==> flow/design.v <==
`timescale 1ns / 1ps
module EC(
input H0,L0,EC_prev,H1,  
output EC_out,EC_next 
    );
wire w;  
assign w = ~(H0 | L0);
assign EC_next = (w & EC_prev);
assign EC_out = (EC_next & H1);
endmodule
`timescale 1ns / 1ps
module TBC(
input X0,X1,Y0,Y1,  
output H,L  
    );
assign H = ((X0) & (!Y1)) | (X1 & (!Y1)) | (X1 & (!Y0));
assign L = (!X1) & Y1;
endmodule
`timescale 1ns / 1ps
module mux8bit(
input sel,
input [7:0]I1,I0,
output [7:0]Y
    );
assign Y = sel ? I1 : I0;
endmodule
`timescale 1ns / 1ps
module TDS(
input [7:0]P0,P1,P2,
output [7:0]Min,Med,Max
    );
wire [20:0]w;
wire [5:0]EC_next;
wire [8:0]EC_out;
wire [2:0]mux_sel;
wire [7:0]Temp_max,Temp_min_1,Temp_min_2;
TBC TBC_1_MSB_67(.X0(P0[6]),.X1(P0[7]),.Y0(P1[6]),.Y1(P1[7]),.H(w[0]),.L(w[1]));
TBC TBC_1_BITS45(.X0(P0[4]),.X1(P0[5]),.Y0(P1[4]),.Y1(P1[5]),.H(w[2]),.L(w[3]));
TBC TBC_1_BITS23(.X0(P0[2]),.X1(P0[3]),.Y0(P1[2]),.Y1(P1[3]),.H(w[4]),.L(w[5]));
TBC TBC_1_LSB_01(.X0(P0[0]),.X1(P0[1]),.Y0(P1[0]),.Y1(P1[1]),.H(w[6]),.L());
EC EC_1_MSB_45(.H0(w[0]),.L0(w[1]),.EC_prev(1'b1),.H1(w[2]),.EC_next(EC_next[0]),.EC_out(EC_out[0]));
EC EC_1_BITS23(.H0(w[2]),.L0(w[3]),.EC_prev(EC_next[0]),.H1(w[4]),.EC_next(EC_next[1]),.EC_out(EC_out[1]));
EC EC_1_LSB_01(.H0(w[4]),.L0(w[5]),.EC_prev(EC_next[1]),.H1(w[6]),.EC_next(),.EC_out(EC_out[2]));
assign mux_sel[0] = EC_out[0] | EC_out[1] | EC_out[2] | w[0];  
mux8bit m_1_min(.sel(mux_sel[0]),.I1(P1),.I0(P0),.Y(Temp_min_1));
mux8bit m_1_max(.sel(mux_sel[0]),.I1(P0),.I0(P1),.Y(Temp_max));
TBC TBC_2_MSB_67(.X0(Temp_max[6]),.X1(Temp_max[7]),.Y0(P2[6]),.Y1(P2[7]),.H(w[7]),.L(w[8]));
TBC TBC_2_BITS45(.X0(Temp_max[4]),.X1(Temp_max[5]),.Y0(P2[4]),.Y1(P2[5]),.H(w[9]),.L(w[10]));
TBC TBC_2_BITS23(.X0(Temp_max[2]),.X1(Temp_max[3]),.Y0(P2[2]),.Y1(P2[3]),.H(w[11]),.L(w[12]));
TBC TBC_2_LSB_01(.X0(Temp_max[0]),.X1(Temp_max[1]),.Y0(P2[0]),.Y1(P2[1]),.H(w[13]),.L());
EC EC_2_MSB_45(.H0(w[7]),.L0(w[8]),.EC_prev(1'b1),.H1(w[9]),.EC_next(EC_next[2]),.EC_out(EC_out[3]));
EC EC_2_BITS23(.H0(w[9]),.L0(w[10]),.EC_prev(EC_next[2]),.H1(w[11]),.EC_next(EC_next[3]),.EC_out(EC_out[4]));
EC EC_2_LSB_01(.H0(w[11]),.L0(w[12]),.EC_prev(EC_next[3]),.H1(w[13]),.EC_next(),.EC_out(EC_out[5]));
assign mux_sel[1] = EC_out[3] | EC_out[4] | EC_out[5] | w[7];
mux8bit m_2_min(.sel(mux_sel[1]),.I1(P2),.I0(Temp_max),.Y(Temp_min_2));
mux8bit m_2_max(.sel(mux_sel[1]),.I1(Temp_max),.I0(P2),.Y(Max));  
TBC TBC_3_MSB_67(.X0(Temp_min_1[6]),.X1(Temp_min_1[7]),.Y0(Temp_min_2[6]),.Y1(Temp_min_2[7]),.H(w[14]),.L(w[15]));
TBC TBC_3_BITS45(.X0(Temp_min_1[4]),.X1(Temp_min_1[5]),.Y0(Temp_min_2[4]),.Y1(Temp_min_2[5]),.H(w[16]),.L(w[17]));
TBC TBC_3_BITS23(.X0(Temp_min_1[2]),.X1(Temp_min_1[3]),.Y0(Temp_min_2[2]),.Y1(Temp_min_2[3]),.H(w[18]),.L(w[19]));
TBC TBC_3_LSB_01(.X0(Temp_min_1[0]),.X1(Temp_min_1[1]),.Y0(Temp_min_2[0]),.Y1(Temp_min_2[1]),.H(w[20]),.L());
EC EC_3_MSB_45(.H0(w[14]),.L0(w[15]),.EC_prev(1'b1),.H1(w[16]),.EC_next(EC_next[4]),.EC_out(EC_out[6]));
EC EC_3_BITS23(.H0(w[16]),.L0(w[17]),.EC_prev(EC_next[4]),.H1(w[18]),.EC_next(EC_next[5]),.EC_out(EC_out[7]));
EC EC_3_LSB_01(.H0(w[18]),.L0(w[19]),.EC_prev(EC_next[5]),.H1(w[20]),.EC_next(),.EC_out(EC_out[8]));
assign mux_sel[2] = EC_out[6] | EC_out[7] | EC_out[8] | w[14];
mux8bit m_3_min(.sel(mux_sel[2]),.I1(Temp_min_2),.I0(Temp_min_1),.Y(Min));  
mux8bit m_3_max(.sel(mux_sel[2]),.I1(Temp_min_1),.I0(Temp_min_2),.Y(Med));  
endmodule
`timescale 1ns / 1ps
module inexact_filter
# (parameter COUNT= 256) 
(input [7:0] Pixel_in,
input  clk,
output [7:0] Median
);
    reg [7:0]  line_buff1 [COUNT-1:0];
    reg [7:0]  line_buff2 [COUNT-1:0];
    reg [7:0]  R1_Max,R1_Med,R1_Min,R2_Max,R2_Med,R2_Min,Buffer_reg;
    wire [7:0] Min,Max,Med,Last_Max,Last_Med,Last_Min;
    integer i;
    always @(posedge clk)begin
    Buffer_reg <= Pixel_in;
    end
    always @ (posedge clk)
    begin
    line_buff2[COUNT-1] <= Buffer_reg;
    line_buff1[COUNT-1] <= line_buff2[0];
    for ( i=0 ; i<COUNT-1; i=i+1 )
        line_buff2[i] <= line_buff2[i+1];
    for ( i=0 ; i<COUNT-1; i=i+1 )
         line_buff1[i] <= line_buff1[i+1];
    end 
    TDS tds1_1(.P0(line_buff1[0]),.P1(line_buff2[0]),.P2(Buffer_reg),.Min(Min),.Max(Max),.Med(Med));
    always @(posedge clk) begin
    R1_Max <= Max;
    R1_Med <= Med;
    R1_Min <= Min;
    end
    always @(posedge clk) begin
    R2_Max <= R1_Max;
    R2_Med <= R1_Med;
    R2_Min <= R1_Min;
    end
    TDS tds2_1(.P0(Max),.P1(R1_Max),.P2(R2_Max),.Min(Last_Min),.Max(),.Med());
    TDS tds2_2(.P0(Med),.P1(R1_Med),.P2(R2_Med),.Min(),.Max(),.Med(Last_Med));
    TDS tds2_3(.P0(Min),.P1(R1_Min),.P2(R2_Min),.Min(),.Max(Last_Max),.Med());
    TDS tds_f(.P0(Last_Min),.P1(Last_Med),.P2(Last_Max),.Min(),.Max(),.Med(Median));
    endmodule
# == Reports on inexact_filter ==
# What the tools print for inexact_filter, step after step.
# Lines are those of the file above, counted from 1.
# Library cell names are shortened.
# Not given: --
# setup
top,inexact_filter
clock_port,clk
lib,sky130hd
corner,tt_025C_1v80

# == Elaborated design ==
# Counts by Yosys on the flattened word-level netlist (proc, flatten, opt, wreduce). Print and check cells are left out. Cells with the same type and inputs are merged into one.
# bits
mem_bits_rw,0
latchBits,0
mem_bits_ro,0
inputBits,9
out_inout_bits,8
register_bits,4152
n_memories,0
clocked_rd_ports_x_width,0
# op_classes
reduce_and_logical,154
n_div,0
compare,0
n_mux,20
n_addsub,0
n_eq,0
mul,0
shift,0
bitwise,518
# ops
operator,count
1-bit AND,280
1-bit OR,196
8-bit two-way mux,20
1-bit logical NOT,154
1-bit inverter,42

# == Longest topological paths ==
# Longest topological path by Yosys (ltp), each cell counted once; first at word level (registers and memories cut), then after technology mapping (sequential cells cut; the memories' decode and read muxes count).
# logic_depth
depth_word,104
ABC_AREA,0
mapped_depth,33
ltp_nobuf,26

# == Netlist ==
# Source: synth_stat.txt of the flow (Yosys; design flattened, memories mapped). It holds for the ABC_AREA given above (unset counts as 0); a run with the other value may have another netlist.
# types
cell_type,count
dfxtp_1,4152
mux2i_1,40
nand2_1,87
a21oi_1,63
o21ai_0,62
nor2_1,81
mux2_2,19
nor3_1,36
inv_1,43
nand3_1,29
o211ai_1,18
clkbuf_1,28
o22ai_1,16
a211oi_1,13
a31oi_1,15
a221oi_1,10
and2_1,14
o21a_1,10
# Other cell types: 85; their cells: 272.
# mapped
synth_area_mm2,0.08859
ff_cells,4152
sequential_area_mm2,0.0831197
mapped_cells,5008
# The figures by module come from a second, unflattened synthesis with its own total; it is not the netlist above.
# unflattened
cells_unflattened,4772
area_unflattened_mm2,0.0894445
# Each row is one instance without its submodules.
# modules
mod,mod_seq_area_mm2,n_inst,cells,mod_area_mm2
inexact_filter,0.0831197,1,4152,0.0831197
mux8bit,0,30,9,0.0001314
TBC,0,60,4,0.0000225
EC,0,45,2,0.00002
TDS,0,5,4,0.0000263

# == Worst setup path after synthesis ==
# Path of least setup slack by OpenSTA after synthesis, without wires, with an ideal clock, recovery checks aside; 20% of the period is set as input and as output delay. Where synthesis merged equal registers, the netlist keeps one of their names.
# synth_path
kind,register to output
start,register line_buff1[0][4]
end,output port Median[1]
required_time_ns,8.800
driving_pins,30
arrival_time_ns,7.173
t_first_pin_ns,0.000
path_buffers,4
tclk_ns,11.0
path_delay_ns,7.173
path_slack_ns,1.627
synth_period_reached_ns,9.373
# "path_delay_ns" is the arrival time less input delay plus setup time.
# A path that ends at an output port has no setup time.
# "driving_pins": output pins that drive a net of the path, with the launching flip-flop's if there is one; two outputs of one cell count as two.
# "synth_period_reached_ns" is the clock period less the worst setup slack; recovery checks do not enter. This is arithmetic on one report: input and output delays are still those of the set period (20% each).
# The rows between start and end are the longest chain of elaborated cells between them; the timing report does not say that the signal goes this way. Where chains are equally long, one stands for them.
# A line is the first line of the expression or statement that the cell stems from. Yosys adds cells for indexed reads and writes and turns some case tables into memories.
# synth_between
path_cell_list,dfxtp_1 > buf_4 > a2bb2oi_4 > and4b_1 > buf_6 > o21ai_4 > mux2i_1 > a211o_4 > nand2_4 > buf_8 > nor3b_2 > buf_2 > nor2_2 > o221a_1 > a222oi_1 > a211oi_2 > a211oi_4 > mux2_4 > a31oi_2 > mux2_2 > o21bai_1 > o221ai_4 > o31a_1 > a31oi_4 > mux2_2 > o21ai_1 > o21ai_2 > a31oi_4 > mux2i_1 > a222oi_1
elab_chain_cells,103
cells_between,601
lines_between,9
classes_between,20 x mux; 494 x logic; 87 x reduce/logical
# synth_lines
element,line_no,text
start: declaration,75,reg [7:0]  line_buff1 [COUNT-1:0];
start: assignment,90,line_buff1[i] <= line_buff1[i+1];
1-bit AND,16,assign H = ((X0) & (!Y1)) | (X1 & (!Y1)) | (X1 & (!Y0));
1-bit OR x2,16,
1-bit OR,7,assign w = ~(H0 | L0);
1-bit inverter,7,
1-bit AND,8,assign EC_next = (w & EC_prev);
1-bit AND,9,assign EC_out = (EC_next & H1);
1-bit OR x3,44,assign mux_sel[0] = EC_out[0] | EC_out[1] | EC_out[2] | w[0];
(+83 left out),--,
1-bit OR x2,16,
1-bit OR,7,
1-bit inverter,7,
1-bit AND,8,
1-bit AND,9,
1-bit OR x3,64,assign mux_sel[2] = EC_out[6] | EC_out[7] | EC_out[8] | w[14];
8-bit two-way mux,25,assign Y = sel ? I1 : I0;
end: declaration,73,output [7:0] Median

# == Path in the finished layout ==
# Path of least setup slack in the final report of job 1 (OpenROAD, finished layout, wires in). Where an end is a register, its clock arrival counts in the times.
# layout_path
kind,register to output
start,register line_buff1[0][4]
end,output port Median[1]
t_first_pin_ns,0.84
path_slack_ns,-1.61
arrival_time_ns,8.33
driving_pins,36
path_buffers,10
required_time_ns,6.71
tclk_ns,8.39
# The rows between start and end are the longest chain of elaborated cells between them; the timing report does not say that the signal goes this way. Where chains are equally long, one stands for them.
# layout_between
path_cell_list,dfxtp_2 > a2bb2oi_4 > and4b_2 > buf_4 > o21ai_4 > mux2_4 > a211oi_4 > nor2_4 > buf_12 > buf_4 > mux2i_2 > o2bb2ai_1 > buf_4 > o211a_4 > nor3_4 > buf_4 > a211oi_4 > a211oi_4 > buf_4 > mux2i_2 > a31o_1 > mux2_4 > or3_4 > o221ai_4 > o2111ai_2 > a31oi_4 > buf_12 > buf_4 > mux2i_4 > a31oi_2 > o21ai_2 > a31oi_4 > mux2i_2 > buf_4 > a222oi_1 > buf_2
elab_chain_cells,103
cells_between,601
lines_between,9
classes_between,20 x mux; 494 x logic; 87 x reduce/logical
# layout_lines
element,line_no,text
start: declaration,75,reg [7:0]  line_buff1 [COUNT-1:0];
start: assignment,90,line_buff1[i] <= line_buff1[i+1];
1-bit AND,16,assign H = ((X0) & (!Y1)) | (X1 & (!Y1)) | (X1 & (!Y0));
1-bit OR x2,16,
1-bit OR,7,assign w = ~(H0 | L0);
1-bit inverter,7,
1-bit AND,8,assign EC_next = (w & EC_prev);
1-bit AND,9,assign EC_out = (EC_next & H1);
1-bit OR x3,44,assign mux_sel[0] = EC_out[0] | EC_out[1] | EC_out[2] | w[0];
(+83 left out),--,
1-bit OR x2,16,
1-bit OR,7,
1-bit inverter,7,
1-bit AND,8,
1-bit AND,9,
1-bit OR x3,64,assign mux_sel[2] = EC_out[6] | EC_out[7] | EC_out[8] | w[14];
8-bit two-way mux,25,assign Y = sel ? I1 : I0;
end: declaration,73,output [7:0] Median

# Top module inexact_filter; platform sky130hd; tools Yosys and OpenROAD; 3 stored runs in no particular order. Input and output delays are each 20% of the period that was set; the output load is 0.01 pF.
# "achievedPeriod_ns" means the clock period less the worst setup slack. The figure is calculated, with input and output delays left at 20% of the set period.
# "worst_path_time_ns" = time allowed to the worst setup path (clock period - input delay - output delay, where it has them) - its slack; a late launch clock adds to it, a late capture clock takes from it.
# By "final_power_w" is meant OpenSTA's value without simulated activity: inputs other than the clock are taken to toggle once in ten clock periods, and the tool carries that through the logic.
# Among the settings, n/a means not set for that run.
# Results: n/a = not shown.
stored run,CAP_MARGIN,CELL_PAD_IN_SITES_GLOBAL_PLACEMENT,CORE_MARGIN,CORE_UTILIZATION,CTS_CLUSTER_SIZE,GPL_TIMING_DRIVEN,MAX_ROUTING_LAYER,PLACE_DENSITY_LB_ADDON,SETUP_SLACK_MARGIN,SLEW_MARGIN,period_ns,ABC_AREA,CELL_PAD_IN_SITES_DETAIL_PLACEMENT,CORE_ASPECT_RATIO,GPL_ROUTABILITY_DRIVEN,HOLD_SLACK_MARGIN,MIN_ROUTING_LAYER,TNS_END_PERCENT,CTS_CLUSTER_DIAMETER,synth_chip_area_mm2,final_setup_tns_ns,worst_path_time_ns,worstPathKind,hold_worst_slack_ns,finish.utilization_pct,stdcell_area_mm2,achievedPeriod_ns,setup_ws_ns,total_die_area_mm2,final_power_w
job 1,25,3,6,60,62,1,met5,0.14,-0.64,5,8.39,n/a,n/a,n/a,n/a,n/a,n/a,n/a,n/a,0.08859,-11.280,8.33,register to output,0.262,72.7,0.106266,10.005,-1.615,0.157014,0.037087
job 2,20,1,2,40,48,0,met4,n/a,1.93,25,11.0,0,2,1.47,0,0.09,met2,55,n/a,n/a,n/a,n/a,n/a,n/a,n/a,n/a,n/a,n/a,n/a,n/a
job 3,20,1,2,26,48,0,n/a,0.02,0.37,30,6.31,1,n/a,n/a,0,n/a,n/a,n/a,292,0.0871686,-22.312,7.92,register to output,0.303,29.1,0.0971382,9.183,-2.873,0.339912,0.036915
# Job 2: did not finish, routing stopped with GRT-0232
